==> flow/design.v <==
`timescale 1ns / 1ns
`timescale 1ns / 1ns
module alu #(
    parameter DATA_WIDTH = 16
) (
    input [DATA_WIDTH-1:0] data_in1,
    data_in2,
    input [1:0] op,
    output reg [DATA_WIDTH-1:0] data_out,
    output [2:0] flag
);
  reg carry;
  wire zero, neg;
  wire [16:0] data_in1_add, data_in2_add;
  assign data_in1_add = data_in1;
  assign data_in2_add = data_in2;
  always @(*) begin
    case (op)
      2'b00: {carry, data_out} = {1'b0, ~(data_in1 | data_in2)};
      2'b01: {carry, data_out} = data_in1_add + data_in2_add;
      2'b10: {carry, data_out} = {1'b0, data_in1};
      2'b11: {carry, data_out} = {1'b0, (data_in2 >> 1)};
    endcase
  end
  assign zero = ~(|data_out);
  assign neg  = data_out[DATA_WIDTH-1];
  assign flag = {zero, neg, carry};
endmodule
`timescale 1ns / 1ns
module register #(
    parameter N = 16
) (
    input clk,
    rst,
    en,
    input [N-1:0] data_in,
    output reg [N-1:0] data_out
);
  always @(posedge clk, negedge rst) begin
    if (!rst) begin
      data_out <= 0;
    end else begin
      if (en) begin
        data_out <= data_in;
      end
    end
  end
endmodule
`timescale 1ns / 1ns
module registerfile #(
    parameter N = 16,
    M = 5
) (
    input clk,
    en,
    input [N-1:0] wr_data,
    input [M-1:0] addr,
    output [N-1:0] rd_data
);
  reg [N-1:0] mem[(2**M)-1:0];
  assign rd_data = (addr == 29) ? 0 : ( (addr == 30) ? 16'h1 : ( (addr == 31) ? 16'hffff : mem[addr]));
  always @(posedge clk) begin
    if (en) begin
      mem[addr] <= wr_data;
    end
  end
endmodule
`timescale 1ns / 1ns
 `timescale 1ns / 1ns
module state (
    input            clk,
    rst,
    input      [2:0] op,
    output reg [3:0] state,
    input      [2:0] flag
);
  reg [3:0] nextstate;
  reg       br;
  always @(*) begin
    case (state)
      4'b0000: begin
        if (op == 3'b000) begin
          nextstate = 4'b0001;
        end else if (op == 3'b001) begin
          nextstate = 4'b0010;
        end else if (op == 3'b010) begin
          nextstate = 4'b0011;
        end else if (op == 3'b011) begin
          nextstate = 4'b1010;
        end else if (op == 3'b100) begin
          nextstate = 4'b0100;
        end else if (op == 3'b101) begin
          nextstate = 4'b0101;
        end else if (op == 3'b110) begin
          nextstate = 4'b1000;
        end else nextstate = 4'b0111;
      end
      4'b0001: begin
        nextstate = 4'b1010;
      end
      4'b0010: nextstate = 4'b1010;
      4'b0011: nextstate = 4'b1010;
      4'b0100: nextstate = 4'b1010;
      4'b0101: nextstate = 4'b0110;
      4'b0110: nextstate = 4'b1010;
      4'b0111: nextstate = 4'b1010;
      4'b1000:
      if (br) nextstate = 4'b1001;
      else nextstate = 4'b1010;
      4'b1001: nextstate = 4'b0000;
      4'b1010: nextstate = 4'b0000;
      default: nextstate = 4'b0000;
    endcase   
  end
  always @(posedge clk, negedge rst) begin
    if (!rst) begin
      state <= 4'b0000;
    end else begin
      state <= nextstate;
    end
  end
  always @(*) begin
    case (op)
      3'h0: br = 0;
      3'h1: br = flag[0];
      3'h2: br = flag[1];
      3'h3: br = flag[1] | flag[0];
      3'h4: br = flag[2];
      3'h5: br = flag[2] | flag[0];
      3'h6: br = flag[2] | flag[1];
      3'h7: br = 1;
      default: br = 0;
    endcase   
  end   
endmodule   
`timescale 1ns / 1ns
 `timescale 1ns / 1ns
module decode (
    input [2:0] op,
    input [3:0] state,
    output reg [13:0] dec
);
  always @(*) begin
    case (state)
      4'b0000: begin
        if (op == 3'b110) begin
          dec = 14'b1_1_x_x_xx_xx_1_0_0_1_0_0;
        end else if (op == 3'b101) begin
          dec = 14'b1_1_x_x_xx_xx_1_0_0_0_0_0;
        end else if (op == 3'b011) begin
          dec = 14'bx_1_0_x_1x_xx_0_0_1_0_0_0;
        end else begin
          dec = 14'bx_1_x_x_xx_xx_0_0_0_1_0_0;
        end
      end
      4'b0001: dec = 14'bx_1_x_1_xx_00_0_1_0_0_1_0;
      4'b0010: dec = 14'bx_1_x_1_xx_01_0_1_0_0_1_0;
      4'b0011: dec = 14'bx_0_x_0_1x_xx_0_1_0_0_0_0;
      4'b0100: dec = 14'bx_0_x_x_xx_xx_0_0_0_0_0_1;
      4'b0101: dec = 14'b1_1_x_0_00_xx_1_1_0_0_0_0;
      4'b0110: dec = 14'b1_1_x_0_01_xx_0_1_0_0_0_0;
      4'b1000: dec = 14'bx_1_1_x_xx_xx_0_0_1_0_0_0;
      4'b1001: dec = 14'b0_1_x_x_xx_xx_1_0_0_0_0_0;
      4'b0111: dec = 14'bx_1_x_1_xx_11_0_1_0_0_1_0;
      4'b1011: dec = 14'bx_1_0_x_xx_xx_0_0_0_0_0_1;
      4'b1010: dec = 14'b1_1_x_x_xx_xx_1_0_0_0_0_0;
      default: dec = 14'b0;
    endcase
  end
endmodule
`timescale 1ns / 1ns
module Temple #(
    parameter ADDR_WIDTH = 16,
    parameter DATA_WIDTH = 16
) (
    input                   clk,
    rst,
    output [ADDR_WIDTH-1:0] addr,
    input  [          15:0] rd_data,
    output [          15:0] wr_data,
    output                  en
);
  wire [15:0] pc_sel_data, acc_sel_data, reg_sel_data, imm_sel_data;
  wire [15:0] pc_out, add_out, acc_out;
  wire [15:0] regfile_out, rf_out, alu_out;
  wire [2:0] flag_out, alu_flag;
  wire pc_sel, acc_sel, reg_sel, addr_sel;
  wire pc_en, acc_en, regfile_en, flag_en, rf_en;
  wire [1:0] imm_sel, alu_op;
  wire [ 2:0] op;
  wire [ 3:0] state;
  wire [13:0] dec;
  wire [ 4:0] regfile_addr;
  wire [ 7:0] half_imm_data;
  assign {pc_sel,addr_sel,reg_sel,acc_sel,imm_sel[1:0],alu_op[1:0],pc_en,acc_en,regfile_en,rf_en,flag_en,en} = dec;
  state statemachine (
      .clk(clk),
      .rst(rst),
      .op(op),
      .state(state),
      .flag(flag_out)
  );
  decode decode (
      .op(op),
      .state(state),
      .dec(dec)
  );
  register PC (
      .clk(clk),
      .rst(rst),
      .en(pc_en),
      .data_in(pc_sel_data),
      .data_out(pc_out)
  );
  register Acc (
      .clk(clk),
      .rst(rst),
      .en(acc_en),
      .data_in(acc_sel_data),
      .data_out(acc_out)
  );
  register #(
      .N(3)
  ) flag (
      .clk(clk),
      .rst(rst),
      .en(flag_en),
      .data_in(alu_flag),
      .data_out(flag_out)
  );
  register regi (
      .clk(clk),
      .rst(rst),
      .en(rf_en),
      .data_in(regfile_out),
      .data_out(rf_out)
  );
  alu alu (
      .data_in1(rf_out),
      .data_in2(acc_out),
      .op(alu_op),
      .data_out(alu_out),
      .flag(alu_flag)
  );
  registerfile regfile (
      .clk(clk),
      .en(regfile_en),
      .wr_data(reg_sel_data),
      .rd_data(regfile_out),
      .addr(regfile_addr)
  );
  assign pc_sel_data = (pc_sel) ? add_out : rf_out;
  assign add_out = pc_out + 16'h1;
  assign acc_sel_data = (acc_sel) ? alu_out : imm_sel_data;
  assign reg_sel_data = (reg_sel) ? add_out : acc_out;
  assign addr = addr_sel ? {pc_out[15:1], 1'b0} : {rf_out[15:1], 1'b0};
  assign wr_data = acc_out;
  assign op = (pc_out[0]) ? rd_data[15:13] : rd_data[7:5];
  assign regfile_addr = (pc_out[0]) ? rd_data[12:8] : rd_data[4:0];
  assign half_imm_data = (pc_out[0]) ? rd_data[15:8] : rd_data[7:0];
  assign imm_sel_data = (imm_sel[1]) ? rd_data[15:0] : ( (imm_sel[0]) ? {half_imm_data, acc_out[7:0]} : {acc_out[15:8], half_imm_data});
endmodule   
# Step by step through the tools: Temple
# The steps from the RTL of Temple to its reports follow in flow order.
# Lines are those of the file above, counted from 1.
# Operators carry their Yosys type and port widths (W data, S select, Z words).
# Cell names lack the library's common part.
# Not given: -
[design] top="Temple" clk_port="clk" cell_library="sky130hd" pvt_corner="tt_025C_1v80"

# Word-level counts
# Counts by Yosys on the flattened word-level netlist (proc, flatten, opt, wreduce; memories kept). Register bits leave out memories and registers merged into their read ports (data or address). Print and check cells are left out. Cells with the same type and inputs are merged into one.
# Memory sizes are those after Yosys's memory passes, which may raise the word count (mostly to a power of two), join words into wider ones and drop unused or constant bits.
[classes] n_addsub=2 eq_ne=25 mux=30 bitwise=6 n_reduce_logical=8
[op_table] operator="$pmux W14 S12" n=1
[op_table] operator="$mux W16" n=10
[op_table] operator="$pmux W17 S4" n=1
[op_table] operator="$mux W14" n=2
[op_table] operator="$mux W4" n=7
[op_table] operator="$add A16 B16 Y17" n=1
[op_table] operator="$add A16 B1 Y16 const B" n=1
[op_table] operator="$or A16 B16 Y16" n=1
[op_table] operator="$not A16 Y16" n=1
[op_table] operator="$reduce_or A16 Y1" n=1
[op_table] operator="$eq A4 B3 Y1 const B" n=4
[op_table] operator="$eq A4 B4 Y1 const B" n=4
[op_table] operator="$pmux W4 S4" n=1
[op_table] operator="$eq A5 B5 Y1 const B" n=3
[op_table] operator="$eq A3 B3 Y1 const B" n=4
[op_table] operator="$mux W12" n=1
[op_table] operator="$mux W5" n=2
[op_table] operator="$eq A4 B2 Y1 const B" n=2
[op_table] operator="$pmux W1 S8" n=1
[op_table] operator="$mux W8" n=1
[op_table] operator="$eq A3 B2 Y1 const B" n=2
[op_table] operator="$reduce_or A6 Y1" n=1
[op_table] operator="$eq A2 B2 Y1 const B" n=2
[op_table] operator="$reduce_and A2 Y1" n=2
[op_table] operator="$eq A4 B1 Y1 const B" n=1
[op_table] operator="$logic_not A4 Y1" n=1
[op_table] operator="$or A1 B1 Y1" n=3
[op_table] operator="$eq A3 B1 Y1 const B" n=1
# Not listed: further kinds 9, cells in them 9.
[bits] reg_bits=55 mem_bits_rw=512 memories=1 input_bits=18 out_inout_bits=33 elab_cells=78
[memory_table] memory="regfile.mem" size=32 word_bits=16 rd=1 wr=1 line=60 text="reg [N-1:0] mem[(2**M)-1:0];"

# Longest topological paths
# Yosys ltp: most cells in a row. Word level: on the elaborated netlist, between registers, memories and ports. Mapped: between sequential cells and ports; inverters and the memories' decode and read muxes count.
[depth] ltp_word=10 ABC_AREA=0 ltp_mapped=11 ltp_nobuf=11

# Netlist
# Source: synth_stat.txt of the flow (Yosys; design flattened, memories mapped). It holds for the ABC_AREA given above (unset counts as 0); a run with the other value may have another netlist.
# The area totals of this step are shown rounded.
[mapped] stdcells=1505 yosys_area_mm2=0.0241 seqArea_mm2=0.0165 flip_flops=560 buf_cells=81
[types] cell_type="edfxtp_1" n=498 type_area_um2=1.5E+04
[types] cell_type="mux4_2" n=115 type_area_um2=2.59E+03
[types] cell_type="dfrtp_1" n=61 type_area_um2=1.53E+03
[types] cell_type="a22oi_1" n=55 type_area_um2=412.896
[types] cell_type="ha_1" n=33 type_area_um2=412.896
[types] cell_type="a21oi_1" n=81 type_area_um2=405.389
[types] cell_type="nand2_1" n=108 type_area_um2=405.389
[types] cell_type="nor2_1" n=95 type_area_um2=356.592
[types] cell_type="o21ai_0" n=46 type_area_um2=230.221
[types] cell_type="o21ai_1" n=32 type_area_um2=160.154
[types] cell_type="buf_2" n=31 type_area_um2=155.149
[types] cell_type="nand3_1" n=30 type_area_um2=150.144
[types] cell_type="and4_1" n=17 type_area_um2=148.893
[types] cell_type="inv_1" n=38 type_area_um2=142.637
[types] cell_type="mux2i_1" n=14 type_area_um2=140.134
[types] cell_type="clkbuf_1" n=31 type_area_um2=116.362
[types] cell_type="xnor2_1" n=12 type_area_um2=105.101
[types] cell_type="buf_6" n=9 type_area_um2=101.347
# Other cell types: 53; their cells: 199.
# By module: a second synthesis without flattening, with its own total; a netlist apart from the flattened one above.
[hier_totals] cells_unflattened=1658 area_unflattened_mm2=0.0254
# Rows give one instance, submodules left out.
[modules] mod="registerfile" instances=1 n_cells=1039 area_mm2=0.0198 mod_seq_area_mm2=0.0151
[modules] mod="register" instances=3 n_cells=34 area_mm2=0.000649 mod_seq_area_mm2=0.0004
[modules] mod="alu" instances=1 n_cells=204 area_mm2=0.00156 mod_seq_area_mm2=0
[modules] mod="Temple" instances=1 n_cells=242 area_mm2=0.00145 mod_seq_area_mm2=0
[modules] mod="decode" instances=1 n_cells=39 area_mm2=0.000263 mod_seq_area_mm2=0
[modules] mod="state" instances=1 n_cells=26 area_mm2=0.000244 mod_seq_area_mm2=0.0001
[modules] mod="register #(N=3)" instances=1 n_cells=6 area_mm2=0.000109 mod_seq_area_mm2=0.0000751

# Path before layout
# Source: OpenSTA report_checks on the synthesized netlist (no wires, ideal clock, input and output delay 20% of the period each), path of least setup slack; recovery checks are left aside. Register names are those of the netlist, which keeps one name where synthesis merged equal registers.
[synth_path] path_kind="input to register" start="input port rd_data[0]" end="memory regfile.mem[11][0]" period_ns=7.0 input_delay_ns=1.400 setup_ns=0.388 t_first_pin_ns=1.400 arrival_ns=3.154 required_time_ns=6.612 path_slack_ns=3.458 delay_ns=2.142 driving_pins=6 path_buffers=3 synth_period_reached_ns=3.542
# "delay_ns" = arrival - input delay + setup time.
# "driving_pins" counts driving pins, that of a launching flip-flop among them; a cell with two outputs on the path counts twice.
# "synth_period_reached_ns" = period - worst setup slack (recovery checks aside). The figure is calculated, with input and output delays left at 20% of the set period.
# The rows between start and end are the longest chain of elaborated cells between them; the timing report does not say that the signal goes this way. Where chains are equally long, one stands for them.
# A line is the first line of the expression or statement that the cell stems from. Yosys adds cells for indexed reads and writes and turns some case tables into memories.
[synth_via] cell_sequence="mux2_4 > buf_6 > buf_2 > buf_2 > o211ai_1 > nor2_1" elab_chain_len=2 cells_between=2 cone_lines=2 classes_between="mux (2)"
[synth_lines] element="from (decl)" line=179 text="input  [          15:0] rd_data,"
[synth_lines] element="$mux W5" line=259 text="assign regfile_addr = (pc_out[0]) ? rd_data[12:8] : rd_data[4:0];"
[synth_lines] element="$mux W5" line=63 text="if (en) begin"
[synth_lines] element="to (decl)" line=60 text="reg [N-1:0] mem[(2**M)-1:0];"

# Worst path after layout
# From the final timing report of record 1: the path of least setup slack in the routed layout; clock arrival at registers is part of the times.
[layout_path] path_kind="input to register" start="input port rd_data[8]" end="register regi.data_out[12]" period_ns=4.36 input_delay_ns=0.87 setup_ns=0.14 t_first_pin_ns=0.87 arrival_ns=4.07 required_time_ns=4.83 path_slack_ns=0.76 driving_pins=7 path_buffers=2
# The rows between start and end are the longest chain of elaborated cells between them; the timing report does not say that the signal goes this way. Where chains are equally long, one stands for them.
# The chain passes a memory read, where the word-level depth is cut; so it can be longer than that depth.
[layout_via] cell_sequence="clkdlybuf4s50_1 > mux2_8 > buf_4 > mux4_2 > a22oi_1 > and4_1 > o21ai_1" elab_chain_len=5 cells_between=8 cone_lines=3 classes_between="eq/ne (3); mux (4); memory (1)"
[layout_lines] element="from (decl)" line=179 text="input  [          15:0] rd_data,"
[layout_lines] element="$mux W5" line=259 text="assign regfile_addr = (pc_out[0]) ? rd_data[12:8] : rd_data[4:0];"
[layout_lines] element="$mem_v2 Z32 W16" line=60 text="reg [N-1:0] mem[(2**M)-1:0];"
[layout_lines] element="$mux W16 x3" line=61 text="assign rd_data = (addr == 29) ? 0 : ( (addr == 30) ? 16'h1 : ( (addr == 31) ? 16'hffff : mem[addr]));"
[layout_lines] element="to (assign)" line=41 text="data_out <= 0;"
[layout_lines] element="to (assign)" line=44 text="data_out <= data_in;"
[layout_lines] element="to (decl)" line=37 text="output reg [N-1:0] data_out"

Temple through Yosys and OpenROAD on sky130hd: 2 stored runs, unordered, with their settings and measured results. The constraints put input and output delay at 20% of the set period each and load the outputs with 0.01 pF.
"clock_period_reached_ns" is the run's clock period less its worst setup slack. It is reckoned from that one timing run; input and output delays stay at 20% of the period that was set.
By "worst_path_allowed_less_slack_ns" is meant the share of the clock period that the worst setup path is allowed (20% is reserved at inputs, 20% at outputs), minus its slack. Clock arrival times at its registers enter into it.
"power.total_w" is the tool's figure for a default switching activity; nothing was simulated.
Measured values are rounded.

[flow] record 1: files
==> flow/run.sh <==
#!/bin/bash
# the make line also repeats the synthesis and layout settings of config.mk as NAME=value (left out here)
make -C /OpenROAD-flow-scripts/flow DESIGN_CONFIG=/design/flow/config.mk WORK_HOME=/design/flow/orfs CLKGATE_MAP_FILE= finish
==> flow/config.mk <==
export PLATFORM = sky130hd
export DESIGN_NAME = Temple
export DESIGN_NICKNAME = Temple
export VERILOG_FILES = /design/flow/design.v
export SDC_FILE = /design/flow/constraint.sdc
export NUM_CORES = 4
export LEC_CHECK = 0
export ABC_AREA = 0
export CAP_MARGIN = 20
export CELL_PAD_IN_SITES_DETAIL_PLACEMENT = 0
export CORE_MARGIN = 2
export CORE_UTILIZATION = 58
export GPL_ROUTABILITY_DRIVEN = 0
export PLACE_DENSITY = 0.91
export SETUP_SLACK_MARGIN = 0.75
export SLEW_MARGIN = 20
==> flow/constraint.sdc <==
create_clock -name core_clock -period 4.36 [get_ports {clk}]
set_input_delay 0.8720 -clock core_clock [delete_from_list [all_inputs] [get_ports {clk}]]
set_output_delay 0.8720 -clock core_clock [all_outputs]
set_load 0.01 [all_outputs]

[flow] record 1: metrics
[metrics] synth_chip_area_mm2 = 0.0241
[metrics] power.total_w = 0.0181
[metrics] setup_worst_slack_ns = 0.757
[metrics] clock_period_reached_ns = 3.603
[metrics] worst_path_allowed_less_slack_ns = 2.73
[metrics] path_kind = input to register
[metrics] final_setup_tns_ns = 0.000
[metrics] utilization_pct = 67.0
[metrics] dieArea_mm2 = 0.0431
[metrics] final_stdcell_area_mm2 = 0.0274

[flow] record 2: files
==> flow/run.sh <==
#!/bin/bash
# the make line also repeats the synthesis and layout settings of config.mk as NAME=value (left out here)
make -C /OpenROAD-flow-scripts/flow DESIGN_CONFIG=/design/flow/config.mk WORK_HOME=/design/flow/orfs CLKGATE_MAP_FILE= finish
==> flow/config.mk <==
export PLATFORM = sky130hd
export DESIGN_NAME = Temple
export DESIGN_NICKNAME = Temple
export VERILOG_FILES = /design/flow/design.v
export SDC_FILE = /design/flow/constraint.sdc
export NUM_CORES = 4
export LEC_CHECK = 0
export ABC_AREA = 1
export CAP_MARGIN = 25
export CELL_PAD_IN_SITES_GLOBAL_PLACEMENT = 0
export CORE_ASPECT_RATIO = 1.62
export CORE_MARGIN = 8
export CORE_UTILIZATION = 46
export GPL_ROUTABILITY_DRIVEN = 1
export HOLD_SLACK_MARGIN = 0.29
export MIN_ROUTING_LAYER = met1
export PLACE_DENSITY = 0.52
export SLEW_MARGIN = 35
export TNS_END_PERCENT = 20
==> flow/constraint.sdc <==
create_clock -name core_clock -period 3.12 [get_ports {clk}]
set_input_delay 0.6240 -clock core_clock [delete_from_list [all_inputs] [get_ports {clk}]]
set_output_delay 0.6240 -clock core_clock [all_outputs]
set_load 0.01 [all_outputs]

[flow] record 2: metrics
[metrics] utilization_pct = 55.5
[metrics] setup_worst_slack_ns = 0.121
[metrics] clock_period_reached_ns = 2.999
[metrics] dieArea_mm2 = 0.061
[metrics] power.total_w = 0.0285
[metrics] final_setup_tns_ns = 0.000
[metrics] synth_chip_area_mm2 = 0.0244
[metrics] final_stdcell_area_mm2 = 0.0292
[metrics] worst_path_allowed_less_slack_ns = 2.37
[metrics] path_kind = register to output
